==> flow/design.v <==
module ALUb
	(output reg [7:0] Result,
	output reg [3:0] NZVC,  
	input wire [7:0] A, B,
	input wire [2:0] ALU_Sel);
	always @ (*)
		begin
			case (ALU_Sel)
				3'b000: begin		 
							{NZVC[0], Result} = A + B; 		 
							NZVC[3] = Result[7];			 
							if (Result==0)
								NZVC[2] = 1;				 
							else
								NZVC[2] = 0;
							if (A[7]==0 && B[7]==0 && Result[7]==1) 		 
								NZVC[1] = 1;
							else if (A[7]==1 && B[7]==1 && Result[7]==0)
								NZVC[1] = 1;
							else
								NZVC[1] = 0;
						end
				3'b001: begin		 
							{NZVC[0], Result} = A + 1;
							NZVC[3] = Result[7];
							if (Result==0)
								NZVC[2] = 1;
							else
								NZVC[2] = 0;
							if (A[7]==0 && Result[7]==1) 
								NZVC[1] = 1;
							else
								NZVC[1] = 0;
						end	
				3'b010: begin		 
							{NZVC[0], Result} = A - B;
							NZVC[3] = Result[7];
							if (Result==0)
								NZVC[2] = 1;
							else
								NZVC[2] = 0;
							if (A[7]==0 && B[7]==1 && Result[7]==1) 
								NZVC[1] = 1;
							else if (A[7]==1 && B[7]==0 && Result[7]==0)
								NZVC[1] = 1;
							else 
								NZVC[1] = 0;
						end
				3'b011: begin		 
							{NZVC[0], Result} = A - 1;
							NZVC[3] = Result[7];
							if (Result==0)
								NZVC[2] = 1;
							else
								NZVC[2] = 0;
							if (A[7]==1 && Result[7]==0) 
								NZVC[1] = 1;
							else 
								NZVC[1] = 0;          
						end	
				3'b100: begin			 
							Result = A & B;
							NZVC[3] = Result[7];
							if (Result==0)
								NZVC[2] = 1;
							else
								NZVC[2] = 0;
							NZVC[1] = 0;
							NZVC[0] = 0;
						end
				3'b101: begin		 
							Result = A | B;
							NZVC[3] = Result[7];
							if (Result==0)
								NZVC[2] = 1;
							else
								NZVC[2] = 0;
							NZVC[1] = 0;
							NZVC[0] = 0;
						end
				3'b110: begin		 
							Result = A ^ B;
							NZVC[3] = Result[7];
							if (Result==0)
								NZVC[2] = 1;
							else
								NZVC[2] = 0;
							NZVC[1] = 0;
							NZVC[0] = 0;
						end
				3'b111: begin		 
							Result = ~A;
							NZVC[3] = Result[7];
							if (Result==0)
								NZVC[2] = 1;
							else
								NZVC[2] = 0;
							NZVC[1] = 0;
							NZVC[0] = 0;
						end	
				default: begin
							Result = 8'hXX;
							NZVC = 4'hX; 
						end
				endcase	
		end	
endmodule
module data_path 
	(output reg [7:0] address,
	output reg [7:0] to_memory,
	output reg [7:0] IR_out,
	output reg [3:0] CCR_Result, 
	input wire [7:0] from_memory,
	input wire [2:0] ALU_Sel,
	input wire [1:0] Bus1_Sel, Bus2_Sel,
	input wire IR_Load, MAR_Load, PC_Load, A_Load, B_Load, CCR_Load, PC_Inc,
	input wire Clk, Reset);
	wire [3:0] NZVC;
	reg [7:0] IR;
	reg [7:0] Bus1, Bus2;
	reg [7:0] PC, MAR, A, B;
	wire [7:0] ALU_Result;
	always @ (Bus1_Sel, PC, A, B) 
	begin: MUX_BUS1
		case (Bus1_Sel)
			2'b00 : Bus1 = PC;
			2'b01 : Bus1 = A;
			2'b10 : Bus1 = B; 
			default : Bus1 = 8'h00;
		endcase 
	end
	always @ (Bus2_Sel, ALU_Result, Bus1, from_memory) 
	begin: MUX_BUS2
		case (Bus2_Sel)
			2'b00 : Bus2 = ALU_Result;
			2'b01 : Bus2 = Bus1;
			2'b10 : Bus2 = from_memory; 
			default : Bus2 = 8'h00;
		endcase 
	end	
	always @ (Bus1, MAR) 
	begin
		to_memory = Bus1;
		address = MAR; 
	end
	always @ (posedge Clk or negedge Reset)
	begin: INSTRUCTION_REGISTER
		if (!Reset) begin
			IR <= 8'h00;
			IR_out <= 8'h00;  
		end else begin
			if (IR_Load) begin
				IR <= Bus2;
				IR_out <= Bus2;
			end
		end
	end
	always @ (posedge Clk or negedge Reset)
	begin: MEMORY_ADDRESS_REGISTER
		if (!Reset)
			MAR <= 8'h00;
		else
			if (MAR_Load)
				MAR <= Bus2;
	end
	always @ (posedge Clk or negedge Reset)
	begin: PROGRAM_COUNTER
		if (!Reset)
			PC <= 8'h00;
		else
			if (PC_Load)
				PC <= Bus2;
			else if (PC_Inc)
				PC <= MAR + 1;
	end
	always @ (posedge Clk or negedge Reset)  
	begin: A_REGISTER
		if (!Reset)
			A <= 8'h00;
		else
			if (A_Load)
				A <= Bus2;
	end
	always @ (posedge Clk or negedge Reset)  
	begin: B_REGISTER
		if (!Reset)
			B <= 8'h00;
		else
			if (B_Load)
				B <= Bus2;
	end
	ALUb alu(.A(A), .B(B), .ALU_Sel(ALU_Sel), .NZVC(NZVC), .Result(ALU_Result));  
	always @ (posedge Clk or negedge Reset)  
	begin: CONDITION_CODE_REGISTER
		if (!Reset)
			CCR_Result <= 4'h0;
		else
			if (CCR_Load)
				CCR_Result <= NZVC;
	end
endmodule
module control_unit 
	(output reg IR_Load, 
	 output reg MAR_Load, 
	 output reg PC_Load, PC_Inc, 
	 output reg A_Load, B_Load,
	 output reg CCR_Load,
	 output reg [2:0] ALU_Sel,
	 output reg [1:0] Bus1_Sel, Bus2_Sel,
	 output reg write, 
	 input wire [7:0] IR, 
	 input wire [3:0] CCR_Result,
     input wire Clk, Reset);
  	reg [7:0] current_state, next_state;
  	parameter S0_FETCH = 0,   
              S1_FETCH = 1,
              S2_FETCH = 2,
              S3_DECODE = 3,  
              S4_LDA_IMM = 4,  
              S5_LDA_IMM = 5,
              S6_LDA_IMM = 6,
              S4_LDA_DIR = 7,  
              S5_LDA_DIR = 8,
              S6_LDA_DIR = 9,
              S7_LDA_DIR = 10,
              S8_LDA_DIR = 11,
			  S4_STA_DIR = 12,  
			  S5_STA_DIR = 13, 
			  S6_STA_DIR = 14, 
			  S7_STA_DIR = 15, 
			  S4_LDB_IMM = 16,  
			  S5_LDB_IMM = 17,
			  S6_LDB_IMM = 18,
			  S4_LDB_DIR = 19,  
			  S5_LDB_DIR = 20,
			  S6_LDB_DIR = 21,
			  S7_LDB_DIR = 22,
			  S8_LDB_DIR = 23,
			  S4_STB_DIR = 24,  
			  S5_STB_DIR = 25,
			  S6_STB_DIR = 26,
			  S7_STB_DIR = 27,
			  S4_BRA = 28,  
			  S5_BRA = 29,
			  S6_BRA = 30,
			  S4_BEQ = 31,  
			  S5_BEQ = 32,
			  S6_BEQ = 33,
			  S7_BEQ = 34,  
			  S4_BNE = 35,  
			  S5_BNE = 36,
			  S6_BNE = 37,
			  S7_BNE = 38,  
			  S4_BMI = 39,  
			  S5_BMI = 40,
			  S6_BMI = 41, 
			  S7_BMI = 42,  
			  S4_BPL = 43,  
			  S5_BPL = 44,
			  S6_BPL = 45,
			  S7_BPL = 46,  
			  S4_BVS = 47,  
			  S5_BVS = 48,
			  S6_BVS = 49,
			  S7_BVS = 50,  
			  S4_BVC = 51,  
			  S5_BVC = 52, 
			  S6_BVC = 53,
			  S7_BVC = 54,  
			  S4_BCS = 55,  
			  S5_BCS = 56,
			  S6_BCS = 57,
			  S7_BCS = 58,  
			  S4_BCC = 59,  
			  S5_BCC = 60,
			  S6_BCC = 61,
			  S7_BCC = 62,  
			  S4_ADD_AB = 63,  
			  S4_SUB_AB = 64,  
			  S4_AND_AB = 65,  
			  S4_OR_AB = 66,  
 			  S4_INCA = 67,  
			  S4_INCB = 68,  
			  S4_DECA = 69,  
			  S4_DECB = 70,  
			  S4_XORAB = 71,  
			  S4_NOTA = 72,  
			  S4_NOTB = 73,  
			  S4_ADDAB_LDB = 74,  
			  S8_BSKIP = 75;  
			  parameter LDA_IMM = 8'h86;  
			  parameter LDA_DIR = 8'h87;  
			  parameter LDB_IMM = 8'h88;  
			  parameter LDB_DIR = 8'h89;  
			  parameter STA_DIR = 8'h96;  
			  parameter STB_DIR = 8'h97;  
			  parameter ADD_AB = 8'h42;  
			  parameter SUB_AB = 8'h43;  
			  parameter AND_AB = 8'h44;  
			  parameter OR_AB = 8'h45;  
			  parameter INCA = 8'h46;  
			  parameter INCB = 8'h47;  
			  parameter DECA = 8'h48;  
			  parameter DECB = 8'h49;  
			  parameter XOR_AB = 8'h4A;  
			  parameter NOTA = 8'h4B;  
			  parameter NOTB = 8'h4C;  
			  parameter ADDAB_LDB = 8'h4D;  
			  parameter BRA = 8'h20;  
			  parameter BMI = 8'h21;  
			  parameter BPL = 8'h22;  
			  parameter BEQ = 8'h23;  
			  parameter BNE = 8'h24;  
			  parameter BVS = 8'h25;  
			  parameter BVC = 8'h26;  
			  parameter BCS = 8'h27;  
			  parameter BCC = 8'h28;  
  	always @ (posedge Clk or negedge Reset)
  		begin: STATE_MEMORY
  			if (!Reset)
  				current_state <= S0_FETCH;
  			else
  				current_state <= next_state;
  		end
  	always @ (*)
  		begin: NEXT_STATE_LOGIC
  			case (current_state)
  				S0_FETCH : next_state = S1_FETCH;
  				S1_FETCH : next_state = S2_FETCH;
  				S2_FETCH : next_state = S3_DECODE;
  				S3_DECODE : if (IR == LDA_IMM) next_state = S4_LDA_IMM;
  							 else if (IR == LDA_DIR) next_state = S4_LDA_DIR;
  							 else if (IR == STA_DIR) next_state = S4_STA_DIR;
							 else if (IR == LDB_IMM) next_state = S4_LDB_IMM;
							 else if (IR == LDB_DIR) next_state = S4_LDB_DIR;
							 else if (IR == STA_DIR) next_state = S4_STA_DIR;
							 else if (IR == STB_DIR) next_state = S4_STB_DIR;
							 else if (IR == ADD_AB) next_state = S4_ADD_AB;
							 else if (IR == ADDAB_LDB) next_state = S4_ADDAB_LDB;
							 else if (IR == SUB_AB) next_state = S4_SUB_AB;
							 else if (IR == AND_AB) next_state = S4_AND_AB;
							 else if (IR == OR_AB) next_state = S4_OR_AB;
							 else if (IR == INCA) next_state = S4_INCA;
							 else if (IR == INCB) next_state = S4_INCB;
							 else if (IR == DECA) next_state = S4_DECA;
							 else if (IR == DECB) next_state = S4_DECB;
							 else if (IR == XOR_AB) next_state = S4_XORAB;
							 else if (IR == NOTA) next_state = S4_NOTA;
							 else if (IR == NOTB) next_state = S4_NOTB;
							 else if (IR == BRA) next_state = S4_BRA;
							 else if (IR == BMI) 
								begin
									if (CCR_Result[3] == 1)
										next_state = S4_BMI;
									else
										next_state = S7_BMI;
								end
							 else if (IR == BPL) 
								begin
									if (CCR_Result[3] == 0)
										next_state = S4_BPL;
									else
										next_state = S7_BPL;
								end
							 else if (IR == BEQ) 
							 	begin
									if (CCR_Result[2] == 1)
										next_state = S4_BEQ;
									else
										next_state = S7_BEQ;
								end
							 else if (IR == BNE) 
							 	begin
									if (CCR_Result[2] == 0)
										next_state = S4_BNE;
									else
										next_state = S7_BNE;
								end
							 else if (IR == BVS) 
							 	begin
									if (CCR_Result[1] == 1)
										next_state = S4_BVS;
									else
										next_state = S7_BVS;
								end
							 else if (IR == BVC) 
							 	begin
									if (CCR_Result[1] == 0)
										next_state = S4_BVC;
									else
										next_state = S7_BVC;
								end
							 else if (IR == BCS) 
							 	begin
									if (CCR_Result[0] == 1)
										next_state = S4_BCS;
									else
										next_state = S7_BCS;
								end
							 else if (IR == BCC) 
							 	begin
									if (CCR_Result[0] == 0)
										next_state = S4_BCC;
									else
										next_state = S7_BCC;
								end
							 else next_state = S3_DECODE;  
  				S4_LDA_IMM : next_state = S5_LDA_IMM;  
  				S5_LDA_IMM : next_state = S6_LDA_IMM;
				S6_LDA_IMM : next_state = S0_FETCH;
				S4_LDA_DIR : next_state = S5_LDA_DIR;
				S5_LDA_DIR : next_state = S6_LDA_DIR;
				S6_LDA_DIR : next_state = S7_LDA_DIR;
				S7_LDA_DIR : next_state = S8_LDA_DIR;
				S8_LDA_DIR : next_state = S0_FETCH;
				S4_STA_DIR : next_state = S5_STA_DIR;
				S5_STA_DIR : next_state = S6_STA_DIR;
				S6_STA_DIR : next_state = S7_STA_DIR;
				S7_STA_DIR : next_state = S0_FETCH;
				S4_LDB_IMM : next_state = S5_LDB_IMM;
				S5_LDB_IMM : next_state = S6_LDB_IMM;
				S6_LDB_IMM : next_state = S0_FETCH;
				S4_LDB_DIR : next_state = S5_LDB_DIR;
				S5_LDB_DIR : next_state = S6_LDB_DIR;
				S6_LDB_DIR : next_state = S7_LDB_DIR;
				S7_LDB_DIR : next_state = S8_LDB_DIR;
				S8_LDB_DIR : next_state = S0_FETCH;
				S4_STB_DIR : next_state = S5_STB_DIR;
				S5_STB_DIR : next_state = S6_STB_DIR;
				S6_STB_DIR : next_state = S7_STB_DIR;
				S7_STB_DIR : next_state = S0_FETCH;
				S4_BRA : next_state = S5_BRA;
				S5_BRA : next_state = S6_BRA;
				S6_BRA : next_state = S0_FETCH;
			  	S4_BEQ : next_state = S5_BEQ;
				S5_BEQ : next_state = S6_BEQ;
				S6_BEQ : next_state = S0_FETCH;
				S7_BEQ : next_state = S8_BSKIP;
				S4_BNE : next_state = S5_BNE;
				S5_BNE : next_state = S6_BNE;
				S6_BNE : next_state = S0_FETCH;
				S7_BNE : next_state = S8_BSKIP;
				S4_BMI : next_state = S5_BMI;
				S5_BMI : next_state = S6_BMI;
				S6_BMI : next_state = S0_FETCH;
				S7_BMI : next_state = S8_BSKIP;
				S4_BPL : next_state = S5_BPL;
				S5_BPL : next_state = S6_BPL;
				S6_BPL : next_state = S0_FETCH;
				S7_BPL : next_state = S8_BSKIP;
				S4_BVS : next_state = S5_BVS;
				S5_BVS : next_state = S6_BVS;
				S6_BVS : next_state = S0_FETCH;
				S7_BVS : next_state = S8_BSKIP;
				S4_BVC : next_state = S5_BVC;
				S5_BVC : next_state = S6_BVC;
				S6_BVC : next_state = S0_FETCH;
				S7_BVC : next_state = S8_BSKIP;
				S4_BCS : next_state = S5_BCS;
				S5_BCS : next_state = S6_BCS;
				S6_BCS : next_state = S0_FETCH;
				S7_BCS : next_state = S8_BSKIP;
				S4_BCC : next_state = S5_BCC;
				S5_BCC : next_state = S6_BCC;
				S6_BCC : next_state = S0_FETCH;
				S7_BCC : next_state = S8_BSKIP;
				S8_BSKIP : next_state = S0_FETCH;
				S4_ADD_AB : next_state = S0_FETCH;
				S4_SUB_AB : next_state = S0_FETCH;
				S4_AND_AB : next_state = S0_FETCH;
				S4_OR_AB : next_state = S0_FETCH;
				S4_INCA : next_state = S0_FETCH;
  				default  : next_state = S0_FETCH;
  			endcase
  		end
  		always @ (*)
  			begin: OUTPUT_LOGIC
  				case (current_state)
  					S0_FETCH : 
  						begin  
  							IR_Load = 0;
							MAR_Load = 1;
							PC_Load = 0;
							PC_Inc = 0;
 							A_Load = 0;
							B_Load = 0;
 							ALU_Sel = 3'b000;
 							CCR_Load = 0;
 							Bus1_Sel = 2'b00;  
  							Bus2_Sel = 2'b01;  
 							write = 0;
						end
					S1_FETCH : 
  						begin  
  							IR_Load = 0;
							MAR_Load = 0;
							PC_Load = 0;
							PC_Inc = 1;
 							A_Load = 0;
							B_Load = 0;
 							ALU_Sel = 3'b000;
 							CCR_Load = 0;
 							Bus1_Sel = 2'b00;  
  							Bus2_Sel = 2'b01;  
 							write = 0;
						end
					S2_FETCH :
						begin  
							IR_Load = 1;
							MAR_Load = 0;
							PC_Load = 0;
							PC_Inc = 0;
 							A_Load = 0;
							B_Load = 0;
 							ALU_Sel = 3'b000;
 							CCR_Load = 0;
 							Bus1_Sel = 2'b00;  
  							Bus2_Sel = 2'b10;  
 							write = 0;
						end
					S3_DECODE : 
  						begin  
  							IR_Load = 0;
							MAR_Load = 0;
							PC_Load = 0;
							PC_Inc = 0;
 							A_Load = 0;
							B_Load = 0;
 							ALU_Sel = 3'b000;
 							CCR_Load = 0;
 							Bus1_Sel = 2'b00;  
  							Bus2_Sel = 2'b01;  
 							write = 0;
						end
					S4_LDA_IMM : 
  						begin  
  							IR_Load = 0;
							MAR_Load = 1;
							PC_Load = 0;
							PC_Inc = 0;
 							A_Load = 0;
							B_Load = 0;
 							ALU_Sel = 3'b000;
 							CCR_Load = 0;
 							Bus1_Sel = 2'b00;  
  							Bus2_Sel = 2'b01;  
 							write = 0;
						end
					S5_LDA_IMM : 
  						begin  
  							IR_Load = 0;
							MAR_Load = 0;
							PC_Load = 0;
							PC_Inc = 1;
 							A_Load = 0;
							B_Load = 0;
 							ALU_Sel = 3'b000;
 							CCR_Load = 0;
 							Bus1_Sel = 2'b00;  
  							Bus2_Sel = 2'b10;  
 							write = 0;
						end
					S6_LDA_IMM : 
  						begin  
  							IR_Load = 0;
							MAR_Load = 0;
							PC_Load = 0;
							PC_Inc = 0;
 							A_Load = 1;
							B_Load = 0;
 							ALU_Sel = 3'b000;
 							CCR_Load = 0;
 							Bus1_Sel = 2'b00;  
  							Bus2_Sel = 2'b10;  
 							write = 0;
						end
					S4_LDA_DIR : 
  						begin  
  							IR_Load = 0;
							MAR_Load = 1;
							PC_Load = 0;
							PC_Inc = 0;
 							A_Load = 0;
							B_Load = 0;
 							ALU_Sel = 3'b000;
 							CCR_Load = 0;
 							Bus1_Sel = 2'b00;  
  							Bus2_Sel = 2'b01;  
 							write = 0;
						end
					S5_LDA_DIR : 
  						begin  
  							IR_Load = 0;
							MAR_Load = 0;
							PC_Load = 0;
							PC_Inc = 1;
 							A_Load = 0;
							B_Load = 0;
 							ALU_Sel = 3'b000;
 							CCR_Load = 0;
 							Bus1_Sel = 2'b00;  
  							Bus2_Sel = 2'b10;  
 							write = 0;
						end
					S6_LDA_DIR : 
  						begin  
  							IR_Load = 0;
							MAR_Load = 1;
							PC_Load = 0;
							PC_Inc = 0;
 							A_Load = 0;
							B_Load = 0;
 							ALU_Sel = 3'b000;
 							CCR_Load = 0;
 							Bus1_Sel = 2'b00;  
  							Bus2_Sel = 2'b10;  
 							write = 0;
						end
					S7_LDA_DIR :
						begin  
  							IR_Load = 0;
							MAR_Load = 0;
							PC_Load = 0;
							PC_Inc = 0;
 							A_Load = 0;
							B_Load = 0;
 							ALU_Sel = 3'b000;
 							CCR_Load = 0;
 							Bus1_Sel = 2'b00;  
  							Bus2_Sel = 2'b10;  
 							write = 0;
						end
					S8_LDA_DIR :
						begin  
  							IR_Load = 0;
							MAR_Load = 0;
							PC_Load = 0;
							PC_Inc = 0;
 							A_Load = 1;
							B_Load = 0;
 							ALU_Sel = 3'b000;
 							CCR_Load = 0;
 							Bus1_Sel = 2'b00;  
  							Bus2_Sel = 2'b10;  
 							write = 0;
						end
					S4_LDB_IMM : 
  						begin  
  							IR_Load = 0;
							MAR_Load = 1;
							PC_Load = 0;
							PC_Inc = 0;
 							A_Load = 0;
							B_Load = 0;
 							ALU_Sel = 3'b000;
 							CCR_Load = 0;
 							Bus1_Sel = 2'b00;  
  							Bus2_Sel = 2'b01;  
 							write = 0;
						end
					S5_LDB_IMM : 
  						begin  
  							IR_Load = 0;
							MAR_Load = 0;
							PC_Load = 0;
							PC_Inc = 1;
 							A_Load = 0;
							B_Load = 0;
 							ALU_Sel = 3'b000;
 							CCR_Load = 0;
 							Bus1_Sel = 2'b00;  
  							Bus2_Sel = 2'b10;  
 							write = 0;
						end
					S6_LDB_IMM : 
  						begin  
  							IR_Load = 0;
							MAR_Load = 0;
							PC_Load = 0;
							PC_Inc = 0;
 							A_Load = 0;
							B_Load = 1;
 							ALU_Sel = 3'b000;
 							CCR_Load = 0;
 							Bus1_Sel = 2'b00;  
  							Bus2_Sel = 2'b10;  
 							write = 0;
						end
					S4_LDB_DIR : 
  						begin  
  							IR_Load = 0;
							MAR_Load = 1;
							PC_Load = 0;
							PC_Inc = 0;
 							A_Load = 0;
							B_Load = 0;
 							ALU_Sel = 3'b000;
 							CCR_Load = 0;
 							Bus1_Sel = 2'b00;  
  							Bus2_Sel = 2'b01;  
 							write = 0;
						end
					S5_LDB_DIR : 
  						begin  
  							IR_Load = 0;
							MAR_Load = 0;
							PC_Load = 0;
							PC_Inc = 1;
 							A_Load = 0;
							B_Load = 0;
 							ALU_Sel = 3'b000;
 							CCR_Load = 0;
 							Bus1_Sel = 2'b00;  
  							Bus2_Sel = 2'b10;  
 							write = 0;
						end
					S6_LDB_DIR : 
  						begin  
  							IR_Load = 0;
							MAR_Load = 1;
							PC_Load = 0;
							PC_Inc = 0;
 							A_Load = 0;
							B_Load = 0;
 							ALU_Sel = 3'b000;
 							CCR_Load = 0;
 							Bus1_Sel = 2'b00;  
  							Bus2_Sel = 2'b10;  
 							write = 0;
						end
					S7_LDB_DIR : 
  						begin  
  							IR_Load = 0;
							MAR_Load = 0;
							PC_Load = 0;
							PC_Inc = 0;
 							A_Load = 0;
							B_Load = 0;
 							ALU_Sel = 3'b000;
 							CCR_Load = 0;
 							Bus1_Sel = 2'b00;  
  							Bus2_Sel = 2'b10;  
 							write = 0;
						end
					S8_LDB_DIR :
						begin  
  							IR_Load = 0;
							MAR_Load = 0;
							PC_Load = 0;
							PC_Inc = 0;
 							A_Load = 0;
							B_Load = 1;
 							ALU_Sel = 3'b000;
 							CCR_Load = 0;
 							Bus1_Sel = 2'b00;  
  							Bus2_Sel = 2'b10;  
 							write = 0;
						end
					S4_STA_DIR : 
  						begin  
  							IR_Load = 0;
							MAR_Load = 1;
							PC_Load = 0;
							PC_Inc = 0;
 							A_Load = 0;
							B_Load = 0;
 							ALU_Sel = 3'b000;
 							CCR_Load = 0;
 							Bus1_Sel = 2'b00;  
  							Bus2_Sel = 2'b01;  
 							write = 0;
						end
					S5_STA_DIR : 
  						begin  
  							IR_Load = 0;
							MAR_Load = 0;
							PC_Load = 0;
							PC_Inc = 1;
 							A_Load = 0;
							B_Load = 0;
 							ALU_Sel = 3'b000;
 							CCR_Load = 0;
 							Bus1_Sel = 2'b00;  
  							Bus2_Sel = 2'b10;  
 							write = 0;
						end
					S6_STA_DIR : 
  						begin  
  							IR_Load = 0;
							MAR_Load = 1;
							PC_Load = 0;
							PC_Inc = 0;
 							A_Load = 0;
							B_Load = 0;
 							ALU_Sel = 3'b000;
 							CCR_Load = 0;
 							Bus1_Sel = 2'b00;  
  							Bus2_Sel = 2'b10;  
 							write = 0;
						end
					S7_STA_DIR : 
  						begin  
  							IR_Load = 0;
							MAR_Load = 0;
							PC_Load = 0;
							PC_Inc = 0;
 							A_Load = 0;
							B_Load = 0;
 							ALU_Sel = 3'b000;
 							CCR_Load = 0;
 							Bus1_Sel = 2'b01;  
  							Bus2_Sel = 2'b00;  
 							write = 1;
						end
					S4_STB_DIR : 
  						begin  
  							IR_Load = 0;
							MAR_Load = 1;
							PC_Load = 0;
							PC_Inc = 0;
 							A_Load = 0;
							B_Load = 0;
 							ALU_Sel = 3'b000;
 							CCR_Load = 0;
 							Bus1_Sel = 2'b00;  
  							Bus2_Sel = 2'b01;  
 							write = 0;
						end
					S5_STB_DIR : 
  						begin  
  							IR_Load = 0;
							MAR_Load = 0;
							PC_Load = 0;
							PC_Inc = 1;
 							A_Load = 0;
							B_Load = 0;
 							ALU_Sel = 3'b000;
 							CCR_Load = 0;
 							Bus1_Sel = 2'b00;  
  							Bus2_Sel = 2'b10;  
 							write = 0;
						end
					S6_STB_DIR : 
  						begin  
  							IR_Load = 0;
							MAR_Load = 1;
							PC_Load = 0;
							PC_Inc = 0;
 							A_Load = 0;
							B_Load = 0;
 							ALU_Sel = 3'b000;
 							CCR_Load = 0;
 							Bus1_Sel = 2'b00;  
  							Bus2_Sel = 2'b10;  
 							write = 0;
						end
					S7_STB_DIR : 
  						begin  
  							IR_Load = 0;
							MAR_Load = 0;
							PC_Load = 0;
							PC_Inc = 0;
 							A_Load = 0;
							B_Load = 0;
 							ALU_Sel = 3'b000;
 							CCR_Load = 0;
 							Bus1_Sel = 2'b10;  
  							Bus2_Sel = 2'b00;  
 							write = 1;
						end
					S4_ADD_AB : 
  						begin  
  							IR_Load = 0;
							MAR_Load = 0;
							PC_Load = 0;
							PC_Inc = 0;
 							A_Load = 1;
							B_Load = 0;
 							ALU_Sel = 3'b000;
 							CCR_Load = 1;
 							Bus1_Sel = 2'b01;  
  							Bus2_Sel = 2'b00;  
 							write = 0;
						end
					S4_SUB_AB :
						begin  
							IR_Load = 0;
							MAR_Load = 0;
							PC_Load = 0;
							PC_Inc = 0;
 							A_Load = 1;
							B_Load = 0;
 							ALU_Sel = 3'b010;
 							CCR_Load = 1;
 							Bus1_Sel = 2'b01;  
  							Bus2_Sel = 2'b00;  
 							write = 0;
						end
					S4_AND_AB :
						begin  
							IR_Load = 0;
							MAR_Load = 0;
							PC_Load = 0;
							PC_Inc = 0;
 							A_Load = 1;
							B_Load = 0;
 							ALU_Sel = 3'b100;
 							CCR_Load = 1;
 							Bus1_Sel = 2'b01;  
  							Bus2_Sel = 2'b00;  
 							write = 0;
						end
					S4_OR_AB :
						begin  
							IR_Load = 0;
							MAR_Load = 0;
							PC_Load = 0;
							PC_Inc = 0;
 							A_Load = 1;
							B_Load = 0;
 							ALU_Sel = 3'b101;
 							CCR_Load = 1;
 							Bus1_Sel = 2'b01;  
  							Bus2_Sel = 2'b00;  
 							write = 0;
						end
					S4_INCA :
						begin  
							IR_Load = 0;
							MAR_Load = 0;
							PC_Load = 0;
							PC_Inc = 0;
 							A_Load = 1;
							B_Load = 0;
 							ALU_Sel = 3'b001;
 							CCR_Load = 1;
 							Bus1_Sel = 2'b01;  
  							Bus2_Sel = 2'b00;  
 							write = 0;
						end
					S4_DECA :
						begin  
							IR_Load = 0;
							MAR_Load = 0;
							PC_Load = 0;
							PC_Inc = 0;
 							A_Load = 1;
							B_Load = 0;
 							ALU_Sel = 3'b011;
 							CCR_Load = 1;
 							Bus1_Sel = 2'b01;  
  							Bus2_Sel = 2'b00;  
 							write = 0;
						end
					S4_XORAB :
						begin  
							IR_Load = 0;
							MAR_Load = 0;
							PC_Load = 0;
							PC_Inc = 0;
 							A_Load = 1;
							B_Load = 0;
 							ALU_Sel = 3'b110;
 							CCR_Load = 1;
 							Bus1_Sel = 2'b01;  
  							Bus2_Sel = 2'b00;  
 							write = 0;
						end
					S4_NOTA :
						begin  
							IR_Load = 0;
							MAR_Load = 0;
							PC_Load = 0;
							PC_Inc = 0;
 							A_Load = 1;
							B_Load = 0;
 							ALU_Sel = 3'b111;
 							CCR_Load = 1;
 							Bus1_Sel = 2'b01;  
  							Bus2_Sel = 2'b00;  
 							write = 0;
						end
					S4_ADDAB_LDB :
						begin  
							IR_Load = 0;
							MAR_Load = 0;
							PC_Load = 0;
							PC_Inc = 0;
 							A_Load = 0;
							B_Load = 1;
 							ALU_Sel = 3'b000;
 							CCR_Load = 1;
 							Bus1_Sel = 2'b01;  
  							Bus2_Sel = 2'b00;  
 							write = 0;
						end
					S4_INCB :
						begin  
							IR_Load = 0;
							MAR_Load = 0;
							PC_Load = 0;
							PC_Inc = 0;
							A_Load = 0;
							B_Load = 1;
							ALU_Sel = 3'b001;
							CCR_Load = 1;
							Bus1_Sel = 2'b10;  
							Bus2_Sel = 2'b00;  
							write = 0;
						end
					S4_DECB :
						begin  
							IR_Load = 0;
							MAR_Load = 0;
							PC_Load = 0;
							PC_Inc = 0;
							A_Load = 0;
							B_Load = 1;
							ALU_Sel = 3'b011;
							CCR_Load = 1;
							Bus1_Sel = 2'b10;  
							Bus2_Sel = 2'b00;  
							write = 0;
						end
					S4_NOTB :
						begin  
							IR_Load = 0;
							MAR_Load = 0;
							PC_Load = 0;
							PC_Inc = 0;
							A_Load = 0;
							B_Load = 1;
							ALU_Sel = 3'b111;
							CCR_Load = 1;
							Bus1_Sel = 2'b10;  
							Bus2_Sel = 2'b00;  
							write = 0;
						end
					S4_BRA :
						begin  
							IR_Load = 0;
							MAR_Load = 1;
							PC_Load = 0;
							PC_Inc = 0;
							A_Load = 0;
							B_Load = 0;
							ALU_Sel = 3'b000;
							CCR_Load = 0;
							Bus1_Sel = 2'b00;  
							Bus2_Sel = 2'b01;  
							write = 0;
						end
					S5_BRA :
						begin  
							IR_Load = 0;
							MAR_Load = 0;
							PC_Load = 0;
							PC_Inc = 0;
							A_Load = 0;
							B_Load = 0;
							ALU_Sel = 3'b000;
							CCR_Load = 0;
							Bus1_Sel = 2'b00;  
							Bus2_Sel = 2'b10;  
							write = 0;
						end
					S6_BRA :
						begin  
							IR_Load = 0;
							MAR_Load = 0;
							PC_Load = 1;
							PC_Inc = 0;
							A_Load = 0;
							B_Load = 0;
							ALU_Sel = 3'b000;
							CCR_Load = 0;
							Bus1_Sel = 2'b00;  
							Bus2_Sel = 2'b10;  
							write = 0;
						end
					S4_BMI :
						begin  
							IR_Load = 0;
							MAR_Load = 1;
							PC_Load = 0;
							PC_Inc = 0;
							A_Load = 0;
							B_Load = 0;
							ALU_Sel = 3'b000;
							CCR_Load = 0;
							Bus1_Sel = 2'b00;  
							Bus2_Sel = 2'b01;  
							write = 0;
						end
					S5_BMI :
						begin  
							IR_Load = 0;
							MAR_Load = 0;
							PC_Load = 0;
							PC_Inc = 0;
							A_Load = 0;
							B_Load = 0;
							ALU_Sel = 3'b000;
							CCR_Load = 0;
							Bus1_Sel = 2'b00;  
							Bus2_Sel = 2'b10;  
							write = 0;
						end
					S6_BMI :
						begin  
							IR_Load = 0;
							MAR_Load = 0;
							PC_Load = 1;
							PC_Inc = 0;
							A_Load = 0;
							B_Load = 0;
							ALU_Sel = 3'b000;
							CCR_Load = 0;
							Bus1_Sel = 2'b00;  
							Bus2_Sel = 2'b10;  
							write = 0;
						end
					S7_BMI :
						begin  
							IR_Load = 0;
							MAR_Load = 1;
							PC_Load = 0;
							PC_Inc = 0;
							A_Load = 0;
							B_Load = 0;
							ALU_Sel = 3'b000;
							CCR_Load = 0;
							Bus1_Sel = 2'b00;  
							Bus2_Sel = 2'b01;  
							write = 0;
						end
					S4_BPL :
						begin  
							IR_Load = 0;
							MAR_Load = 1;
							PC_Load = 0;
							PC_Inc = 0;
							A_Load = 0;
							B_Load = 0;
							ALU_Sel = 3'b000;
							CCR_Load = 0;
							Bus1_Sel = 2'b00;  
							Bus2_Sel = 2'b01;  
							write = 0;
						end
					S5_BPL :
						begin  
							IR_Load = 0;
							MAR_Load = 0;
							PC_Load = 0;
							PC_Inc = 0;
							A_Load = 0;
							B_Load = 0;
							ALU_Sel = 3'b000;
							CCR_Load = 0;
							Bus1_Sel = 2'b00;  
							Bus2_Sel = 2'b10;  
							write = 0;
						end
					S6_BPL :
						begin  
							IR_Load = 0;
							MAR_Load = 0;
							PC_Load = 1;
							PC_Inc = 0;
							A_Load = 0;
							B_Load = 0;
							ALU_Sel = 3'b000;
							CCR_Load = 0;
							Bus1_Sel = 2'b00;  
							Bus2_Sel = 2'b10;  
							write = 0;
						end
					S7_BPL :
						begin  
							IR_Load = 0;
							MAR_Load = 1;
							PC_Load = 0;
							PC_Inc = 0;
							A_Load = 0;
							B_Load = 0;
							ALU_Sel = 3'b000;
							CCR_Load = 0;
							Bus1_Sel = 2'b00;  
							Bus2_Sel = 2'b01;  
							write = 0;
						end
					S4_BEQ :
						begin  
							IR_Load = 0;
							MAR_Load = 1;
							PC_Load = 0;
							PC_Inc = 0;
							A_Load = 0;
							B_Load = 0;
							ALU_Sel = 3'b000;
							CCR_Load = 0;
							Bus1_Sel = 2'b00;  
							Bus2_Sel = 2'b01;  
							write = 0;
						end
					S5_BEQ :
						begin  
							IR_Load = 0;
							MAR_Load = 0;
							PC_Load = 0;
							PC_Inc = 0;
							A_Load = 0;
							B_Load = 0;
							ALU_Sel = 3'b000;
							CCR_Load = 0;
							Bus1_Sel = 2'b00;  
							Bus2_Sel = 2'b10;  
							write = 0;
						end
					S6_BEQ :
						begin  
							IR_Load = 0;
							MAR_Load = 0;
							PC_Load = 1;
							PC_Inc = 0;
							A_Load = 0;
							B_Load = 0;
							ALU_Sel = 3'b000;
							CCR_Load = 0;
							Bus1_Sel = 2'b00;  
							Bus2_Sel = 2'b10;  
							write = 0;
						end
					S7_BEQ :
						begin  
							IR_Load = 0;
							MAR_Load = 1;
							PC_Load = 0;
							PC_Inc = 0;
							A_Load = 0;
							B_Load = 0;
							ALU_Sel = 3'b000;
							CCR_Load = 0;
							Bus1_Sel = 2'b00;  
							Bus2_Sel = 2'b01;  
							write = 0;
						end
					S4_BNE :
						begin  
							IR_Load = 0;
							MAR_Load = 1;
							PC_Load = 0;
							PC_Inc = 0;
							A_Load = 0;
							B_Load = 0;
							ALU_Sel = 3'b000;
							CCR_Load = 0;
							Bus1_Sel = 2'b00;  
							Bus2_Sel = 2'b01;  
							write = 0;
						end
					S5_BNE :
						begin  
							IR_Load = 0;
							MAR_Load = 0;
							PC_Load = 0;
							PC_Inc = 0;
							A_Load = 0;
							B_Load = 0;
							ALU_Sel = 3'b000;
							CCR_Load = 0;
							Bus1_Sel = 2'b00;  
							Bus2_Sel = 2'b10;  
							write = 0;
						end
					S6_BNE :
						begin  
							IR_Load = 0;
							MAR_Load = 0;
							PC_Load = 1;
							PC_Inc = 0;
							A_Load = 0;
							B_Load = 0;
							ALU_Sel = 3'b000;
							CCR_Load = 0;
							Bus1_Sel = 2'b00;  
							Bus2_Sel = 2'b10;  
							write = 0;
						end
					S7_BNE :
						begin  
							IR_Load = 0;
							MAR_Load = 1;
							PC_Load = 0;
							PC_Inc = 0;
							A_Load = 0;
							B_Load = 0;
							ALU_Sel = 3'b000;
							CCR_Load = 0;
							Bus1_Sel = 2'b00;  
							Bus2_Sel = 2'b01;  
							write = 0;
						end
					S4_BVS :
						begin  
							IR_Load = 0;
							MAR_Load = 1;
							PC_Load = 0;
							PC_Inc = 0;
							A_Load = 0;
							B_Load = 0;
							ALU_Sel = 3'b000;
							CCR_Load = 0;
							Bus1_Sel = 2'b00;  
							Bus2_Sel = 2'b01;  
							write = 0;
						end
					S5_BVS :
						begin  
							IR_Load = 0;
							MAR_Load = 0;
							PC_Load = 0;
							PC_Inc = 0;
							A_Load = 0;
							B_Load = 0;
							ALU_Sel = 3'b000;
							CCR_Load = 0;
							Bus1_Sel = 2'b00;  
							Bus2_Sel = 2'b10;  
							write = 0;
						end
					S6_BVS :
						begin  
							IR_Load = 0;
							MAR_Load = 0;
							PC_Load = 1;
							PC_Inc = 0;
							A_Load = 0;
							B_Load = 0;
							ALU_Sel = 3'b000;
							CCR_Load = 0;
							Bus1_Sel = 2'b00;  
							Bus2_Sel = 2'b10;  
							write = 0;
						end
					S7_BVS :
						begin  
							IR_Load = 0;
							MAR_Load = 1;
							PC_Load = 0;
							PC_Inc = 0;
							A_Load = 0;
							B_Load = 0;
							ALU_Sel = 3'b000;
							CCR_Load = 0;
							Bus1_Sel = 2'b00;  
							Bus2_Sel = 2'b01;  
							write = 0;
						end
					S4_BVC :
						begin  
							IR_Load = 0;
							MAR_Load = 1;
							PC_Load = 0;
							PC_Inc = 0;
							A_Load = 0;
							B_Load = 0;
							ALU_Sel = 3'b000;
							CCR_Load = 0;
							Bus1_Sel = 2'b00;  
							Bus2_Sel = 2'b01;  
							write = 0;
						end
					S5_BVC :
						begin  
							IR_Load = 0;
							MAR_Load = 0;
							PC_Load = 0;
							PC_Inc = 0;
							A_Load = 0;
							B_Load = 0;
							ALU_Sel = 3'b000;
							CCR_Load = 0;
							Bus1_Sel = 2'b00;  
							Bus2_Sel = 2'b10;  
							write = 0;
						end
					S6_BVC :
						begin  
							IR_Load = 0;
							MAR_Load = 0;
							PC_Load = 1;
							PC_Inc = 0;
							A_Load = 0;
							B_Load = 0;
							ALU_Sel = 3'b000;
							CCR_Load = 0;
							Bus1_Sel = 2'b00;  
							Bus2_Sel = 2'b10;  
							write = 0;
						end
					S7_BVC :
						begin  
							IR_Load = 0;
							MAR_Load = 1;
							PC_Load = 0;
							PC_Inc = 0;
							A_Load = 0;
							B_Load = 0;
							ALU_Sel = 3'b000;
							CCR_Load = 0;
							Bus1_Sel = 2'b00;  
							Bus2_Sel = 2'b01;  
							write = 0;
						end
					S4_BCS :
						begin  
							IR_Load = 0;
							MAR_Load = 1;
							PC_Load = 0;
							PC_Inc = 0;
							A_Load = 0;
							B_Load = 0;
							ALU_Sel = 3'b000;
							CCR_Load = 0;
							Bus1_Sel = 2'b00;  
							Bus2_Sel = 2'b01;  
							write = 0;
						end
					S5_BCS :
						begin  
							IR_Load = 0;
							MAR_Load = 0;
							PC_Load = 0;
							PC_Inc = 0;
							A_Load = 0;
							B_Load = 0;
							ALU_Sel = 3'b000;
							CCR_Load = 0;
							Bus1_Sel = 2'b00;  
							Bus2_Sel = 2'b10;  
							write = 0;
						end
					S6_BCS :
						begin  
							IR_Load = 0;
							MAR_Load = 0;
							PC_Load = 1;
							PC_Inc = 0;
							A_Load = 0;
							B_Load = 0;
							ALU_Sel = 3'b000;
							CCR_Load = 0;
							Bus1_Sel = 2'b00;  
							Bus2_Sel = 2'b10;  
							write = 0;
						end
					S7_BCS :
						begin  
							IR_Load = 0;
							MAR_Load = 1;
							PC_Load = 0;
							PC_Inc = 0;
							A_Load = 0;
							B_Load = 0;
							ALU_Sel = 3'b000;
							CCR_Load = 0;
							Bus1_Sel = 2'b00;  
							Bus2_Sel = 2'b01;  
							write = 0;
						end
					S4_BCC :
						begin  
							IR_Load = 0;
							MAR_Load = 1;
							PC_Load = 0;
							PC_Inc = 0;
							A_Load = 0;
							B_Load = 0;
							ALU_Sel = 3'b000;
							CCR_Load = 0;
							Bus1_Sel = 2'b00;  
							Bus2_Sel = 2'b01;  
							write = 0;
						end
					S5_BCC :
						begin  
							IR_Load = 0;
							MAR_Load = 0;
							PC_Load = 0;
							PC_Inc = 0;
							A_Load = 0;
							B_Load = 0;
							ALU_Sel = 3'b000;
							CCR_Load = 0;
							Bus1_Sel = 2'b00;  
							Bus2_Sel = 2'b10;  
							write = 0;
						end
					S6_BCC :
						begin  
							IR_Load = 0;
							MAR_Load = 0;
							PC_Load = 1;
							PC_Inc = 0;
							A_Load = 0;
							B_Load = 0;
							ALU_Sel = 3'b000;
							CCR_Load = 0;
							Bus1_Sel = 2'b00;  
							Bus2_Sel = 2'b10;  
							write = 0;
						end
					S7_BCC :
						begin  
							IR_Load = 0;
							MAR_Load = 1;
							PC_Load = 0;
							PC_Inc = 0;
							A_Load = 0;
							B_Load = 0;
							ALU_Sel = 3'b000;
							CCR_Load = 0;
							Bus1_Sel = 2'b00;  
							Bus2_Sel = 2'b01;  
							write = 0;
						end
					S8_BSKIP :
						begin  
							IR_Load = 0;
							MAR_Load = 0;
							PC_Load = 0;
							PC_Inc = 1;
							A_Load = 0;
							B_Load = 0;
							ALU_Sel = 3'b000;
							CCR_Load = 0;
							Bus1_Sel = 2'b00;  
							Bus2_Sel = 2'b10;  
							write = 0;
						end
					default : 
						begin
							IR_Load = 0;
							MAR_Load = 0;
							PC_Load = 0;
							PC_Inc = 0;
							A_Load = 0;
							B_Load = 0;
							ALU_Sel = 3'b000;
							CCR_Load = 0;
							Bus1_Sel = 2'b00;  
							Bus2_Sel = 2'b00;  
							write = 0;
						end
  				endcase
  			end
endmodule
module cpu 
	(output wire [7:0] address,
	 output wire [7:0] to_memory,
	 output wire write,
	 input wire [7:0] from_memory, 
     input wire clk, reset);
        wire IR_Load;
    wire MAR_Load;
    wire PC_Load;
    wire PC_Inc;
    wire A_Load;
    wire B_Load;
    wire CCR_Load;
    wire[2:0] ALU_Sel;
    wire[1:0] Bus1_Sel, Bus2_Sel;
    wire[7:0] IR;
    wire[3:0] CCR_Result;
	control_unit ctrl_un0 (
        .IR_Load(IR_Load),
        .MAR_Load(MAR_Load),
        .PC_Load(PC_Load),
        .PC_Inc(PC_Inc),
        .A_Load(A_Load),
        .B_Load(B_Load),
        .CCR_Load(CCR_Load),
        .ALU_Sel(ALU_Sel),
        .Bus1_Sel(Bus1_Sel),
        .Bus2_Sel(Bus2_Sel),
        .write(write),
        .IR(IR),
        .CCR_Result(CCR_Result),
        .Clk(clk),
        .Reset(reset)
	);
	data_path dt_pht0 (
		.address(address),
        .to_memory(to_memory),
        .IR_out(IR),
        .CCR_Result(CCR_Result),
        .from_memory(from_memory),
        .ALU_Sel(ALU_Sel),
        .Bus1_Sel(Bus1_Sel),
        .Bus2_Sel(Bus2_Sel),
        .IR_Load(IR_Load),
        .MAR_Load(MAR_Load),
        .PC_Load(PC_Load),
        .PC_Inc(PC_Inc),
        .A_Load(A_Load),
        .B_Load(B_Load),
        .CCR_Load(CCR_Load),
        .Clk(clk),
        .Reset(reset)
	);
endmodule
# Reports on cpu
# Tool output for the design above, in the order of the flow.
# Line numbers count from 1 in the design file above.
# Operators: Yosys type, input widths -> output width; for muxes data width and select width s.
# Library cell names are shortened.
setup:
  top_module: "cpu"
  clock_port: "clk"
  cell_library: "sky130hd"
  lib_corner: "tt_025C_1v80"

# Elaborated design
# Source: Yosys, flattened and elaborated, memories not mapped. Widths are those after wreduce. Registers that Yosys merges into a memory's read port (data or address) are not register bits. Print and check cells do not count. Equal cells are merged and count once.
# Memory sizes are those after Yosys's memory passes, which may raise the word count (mostly to a power of two), join words into wider ones and drop unused or constant bits.
op_classes:
  shifts: 0
  muxes: 60
  n_eq: 85
  n_mul: 0
  n_cmp: 0
  div: 0
  add_sub_neg: 5
  n_logic: 9
  n_reduce_logical: 25
ops:
  columns: ["op", "n"]
  rows:
  - ["$pmux 8 s41", 1]
  - ["$eq 8x6->1 const B", 32]
  - ["$mux 8", 29]
  - ["$eq 8x5->1 const B", 12]
  - ["$eq 8x7->1 const B", 12]
  - ["$logic_not 8->1", 9]
  - ["$pmux 8 s8", 1]
  - ["$eq 8x4->1 const B", 6]
  - ["$eq 8x8->1 const B", 6]
  - ["$pmux 8 s3", 2]
  - ["$eq 8x3->1 const B", 3]
  - ["$eq 8x2->1 const B", 2]
  - ["$pmux 1 s8", 2]
  - ["$mux 15", 1]
  - ["$mux 1", 14]
  - ["$eq 3x3->1 const B", 4]
  - ["$mux 3", 4]
  - ["$logic_and 1x1->1", 10]
  - ["$pmux 1 s5", 2]
  - ["$add 8x1->9 const B", 1]
  - ["$sub 8x1->9 const B", 1]
  - ["$add 8x8->9", 1]
  - ["$sub 8x8->9", 1]
  - ["$add 8x1->8 const B", 1]
  - ["$eq 8x1->1 const B", 1]
  - ["$and 8x8->8", 1]
  - ["$or 8x8->8", 1]
  - ["$xor 8x8->8", 1]
# Other operator kinds: 14; their cells: 23.
word_totals:
  latchBits: 0
  mem_bits_rw: 0
  n_memories: 1
  clocked_rd_ports_x_width: 0
  output_inout_bits: 17
  rom_bits: 1920
  wordCells: 192
  regBits: 52
  in_bits: 10
mem_list:
  columns: ["name", "words", "word_bits", "rd", "wr", "line", "rtl"]
  rows:
  - ["(name not given)", 128, 15, 1, 0, 478, "case (current_state)"]

# Depth
# Yosys ltp: most cells in a row. Word level: on the elaborated netlist, between registers, memories and ports. Mapped: between sequential cells and ports; inverters and the memories' decode and read muxes count.
logic_depth:
  depth_word: 29
  ABC_AREA: 0
  depth_mapped: 12
  depth_no_buf: 11

# Mapped cells and area
# The flow's flattened synthesis, as Yosys stat reports it; memories are mapped. The netlist is that of the ABC_AREA named above (0 if unset); the other value can give another one.
# Totals and module areas in this step are rounded.
by_type:
  columns: ["cell", "n", "area_total_um2"]
  rows:
  - ["dfrtp_1", 51, 1.28E+03]
  - ["ha_1", 38, 475.456]
  - ["a21oi_1", 67, 335.322]
  - ["nand2_1", 71, 266.506]
  - ["o21ai_0", 48, 240.23]
  - ["nor2_1", 63, 236.477]
  - ["mux2_2", 17, 191.434]
  - ["nor3_1", 33, 165.158]
  - ["xnor2_1", 17, 148.893]
  - ["clkbuf_1", 36, 135.13]
  - ["nand3_1", 26, 130.125]
  - ["inv_1", 32, 120.115]
  - ["a31oi_1", 18, 112.608]
  - ["nor2b_1", 18, 112.608]
  - ["and3_1", 16, 100.096]
  - ["a221o_1", 9, 90.086]
  - ["o211ai_1", 12, 90.086]
  - ["o22ai_1", 14, 87.584]
# Not listed: further types 71, cells in them 230.
mapped:
  buf_cells: 57
  ffs: 51
  sequential_area_um2: 1276
  cell_count: 816
  yosys_area_um2: 6185
# By module: a second synthesis without flattening, with its own total; a netlist apart from the flattened one above.
unflattened:
  cells_unflattened: 788
  hier_area_um2: 5933
# Rows give one instance, submodules left out.
by_module:
  columns: ["module", "mod_seq_area_um2", "n_cells", "instances", "mod_area_um2"]
  rows:
  - ["data_path", 1101, 210, 1, 2076]
  - ["ALUb", 0.0, 271, 1, 1983]
  - ["control_unit", 175.2, 307, 1, 1874]
  - ["cpu", 0.0, 0, 1, 0.0]

# Worst setup path after synthesis
# OpenSTA on the mapped netlist: ideal clock, no wires. The path of least setup slack (recovery checks aside). Input and output delay are each 20% of the period. Register names are those of the netlist, which keeps one name where synthesis merged equal registers.
synth_path:
  kind: "register to output"
  from: "register ctrl_un0.current_state[1]"
  to: "output port to_memory[2]"
  path_slack_ns: 4.283
  path_delay_ns: 2.117
  path_stages: 10
  path_buffers: 2
  period_ns: 8.0
  out_delay_ns: 1.600
  launch_ns: 0.000
  arrival_time_ns: 2.117
  t_required_ns: 6.400
  synth_period_reached_ns: 3.717
# "path_delay_ns" = arrival - input delay + setup time.
# A path that ends at an output port has no setup time.
# "path_stages": output pins that drive a net of the path, with the launching flip-flop's if there is one; two outputs of one cell count as two.
# "synth_period_reached_ns" = period - worst setup slack (recovery checks aside). The figure is calculated, with input and output delays left at 20% of the set period.
# Between the ends stands the longest chain of elaborated cells between them, by number of cells; it is not shown to be the way that was timed. Of several equally long chains one is given.
# A line is the first line of the expression or statement that the cell stems from. Yosys adds cells for indexed reads and writes and turns some case tables into memories.
# A memory read counts as a cell of the chain, while the word-level depth stops at memories.
synth_via:
  cell_sequence: "dfrtp_1 > ha_1 > buf_2 > nand2b_1 > or4_1 > and2_1 > clkbuf_2 > a21oi_1 > a2bb2oi_1 > inv_1"
  elab_chain_len: 4
  cells_between: 6
  lines_between: 2
  cone_classes: "2 x eq/ne; 2 x mux; 1 x reduce/logical; 1 x memory"
synth_lines:
  columns: ["element", "line", "rtl"]
  rows:
  - ["start, declared", 214, "reg [7:0] current_state, next_state;"]
  - ["start, assigned", 321, "current_state <= S0_FETCH;"]
  - ["start, assigned", 323, "current_state <= next_state;"]
  - ["$mem_v2 128x15", 478, "case (current_state)"]
  - ["$mux 15", 478, null]
  - ["$eq 2x2->1", 125, "case (Bus1_Sel)"]
  - ["$pmux 8 s3", 125, null]
  - ["end, declared", 1562, "output wire [7:0] to_memory,"]

# Timing after layout
# Path of least setup slack in the final report of flow run 1 (OpenROAD, finished layout, wires in). Where an end is a register, its clock arrival counts in the times.
layout_path:
  kind: "register to output"
  from: "register ctrl_un0.current_state[1]"
  to: "output port to_memory[5]"
  out_delay_ns: 1.10
  t_required_ns: 4.41
  arrival_time_ns: 3.48
  path_buffers: 1
  path_slack_ns: 0.93
  path_stages: 9
  period_ns: 5.51
  launch_ns: 0.29
# Between the ends stands the longest chain of elaborated cells between them, by number of cells; it is not shown to be the way that was timed. Of several equally long chains one is given.
# A memory read counts as a cell of the chain, while the word-level depth stops at memories.
layout_via:
  cell_sequence: "dfrtp_1 > inv_1 > ha_1 > and3b_1 > o21ai_1 > and2_1 > a21oi_1 > o21ai_0 > clkdlybuf4s50_1"
  elab_chain_len: 4
  cells_between: 6
  lines_between: 2
  cone_classes: "2 x eq/ne; 2 x mux; 1 x reduce/logical; 1 x memory"
layout_lines:
  columns: ["element", "line", "rtl"]
  rows:
  - ["start, declared", 214, "reg [7:0] current_state, next_state;"]
  - ["start, assigned", 321, "current_state <= S0_FETCH;"]
  - ["start, assigned", 323, "current_state <= next_state;"]
  - ["$mem_v2 128x15", 478, "case (current_state)"]
  - ["$mux 15", 478, null]
  - ["$eq 2x2->1", 125, "case (Bus1_Sel)"]
  - ["$pmux 8 s3", 125, null]
  - ["end, declared", 1562, "output wire [7:0] to_memory,"]

Subject: flow runs of cpu

Hi,

2 stored runs of cpu in the flow (synthesis by Yosys, layout by OpenROAD, sky130hd cells), in arbitrary order. Constraints: input delay and output delay 20% of the set period each, output load 0.01 pF.
"period_less_ws_ns" = clock period - worst setup slack. The figure is calculated, with input and output delays left at 20% of the set period.
"worst_path_time_ns" is the time allowed to the run's worst setup path (the clock period less input and output delay, where it has them) less its slack. Clock arrival times count: a late capture clock shortens it, a late launch clock lengthens it.
"power.total_uw" is the tool's figure for a default switching activity; nothing was simulated.
Values from the reports are rounded here.

--- flow run 1 ---
==> flow/run.sh <==
#!/bin/bash
# the make line also repeats the synthesis and layout settings of config.mk as NAME=value (left out here)
make -C /OpenROAD-flow-scripts/flow DESIGN_CONFIG=/design/flow/config.mk WORK_HOME=/design/flow/orfs CLKGATE_MAP_FILE= finish
==> flow/config.mk <==
export PLATFORM = sky130hd
export DESIGN_NAME = cpu
export DESIGN_NICKNAME = cpu
export VERILOG_FILES = /design/flow/design.v
export SDC_FILE = /design/flow/constraint.sdc
export NUM_CORES = 4
export LEC_CHECK = 0
export CAP_MARGIN = 20
export CORE_MARGIN = 2
export CORE_UTILIZATION = 23
export SLEW_MARGIN = 20
==> flow/constraint.sdc <==
create_clock -name core_clock -period 5.51 [get_ports {clk}]
set_input_delay 1.1020 -clock core_clock [delete_from_list [all_inputs] [get_ports {clk}]]
set_output_delay 1.1020 -clock core_clock [all_outputs]
set_load 0.01 [all_outputs]

==> results, as YAML <==
results:
  layout_stdcell_area_um2: 6823
  final_util_pct: 25.6
  synthArea_um2: 6185
  power.total_uw: 4929
  tns_ns: 0.000
  hold_ws_ns: 0.546
  period_less_ws_ns: 4.580
  total_die_area_um2: 28220
  worst_path_time_ns: 3.48
  worst_setup_path_type: "register to output"
  worstSetupSlack_ns: 0.930

--- flow run 2 ---
==> flow/run.sh <==
#!/bin/bash
# the make line also repeats the synthesis and layout settings of config.mk as NAME=value (left out here)
make -C /OpenROAD-flow-scripts/flow DESIGN_CONFIG=/design/flow/config.mk WORK_HOME=/design/flow/orfs CLKGATE_MAP_FILE= finish
==> flow/config.mk <==
export PLATFORM = sky130hd
export DESIGN_NAME = cpu
export DESIGN_NICKNAME = cpu
export VERILOG_FILES = /design/flow/design.v
export SDC_FILE = /design/flow/constraint.sdc
export NUM_CORES = 4
export LEC_CHECK = 0
export CAP_MARGIN = 20
export CELL_PAD_IN_SITES_DETAIL_PLACEMENT = 2
export CELL_PAD_IN_SITES_GLOBAL_PLACEMENT = 0
export CORE_ASPECT_RATIO = 1.8
export CORE_MARGIN = 2
export CORE_UTILIZATION = 45
export CTS_CLUSTER_DIAMETER = 339
export CTS_CLUSTER_SIZE = 64
export GPL_ROUTABILITY_DRIVEN = 0
export GPL_TIMING_DRIVEN = 0
export MIN_ROUTING_LAYER = met2
export PLACE_DENSITY = 0.76
export SETUP_SLACK_MARGIN = 2.42
export SLEW_MARGIN = 20
==> flow/constraint.sdc <==
create_clock -name core_clock -period 8.14 [get_ports {clk}]
set_input_delay 1.6280 -clock core_clock [delete_from_list [all_inputs] [get_ports {clk}]]
set_output_delay 1.6280 -clock core_clock [all_outputs]
set_load 0.01 [all_outputs]

==> results, as YAML <==
outcome: "unfinished; error GRT-0116 in routing"

Regards
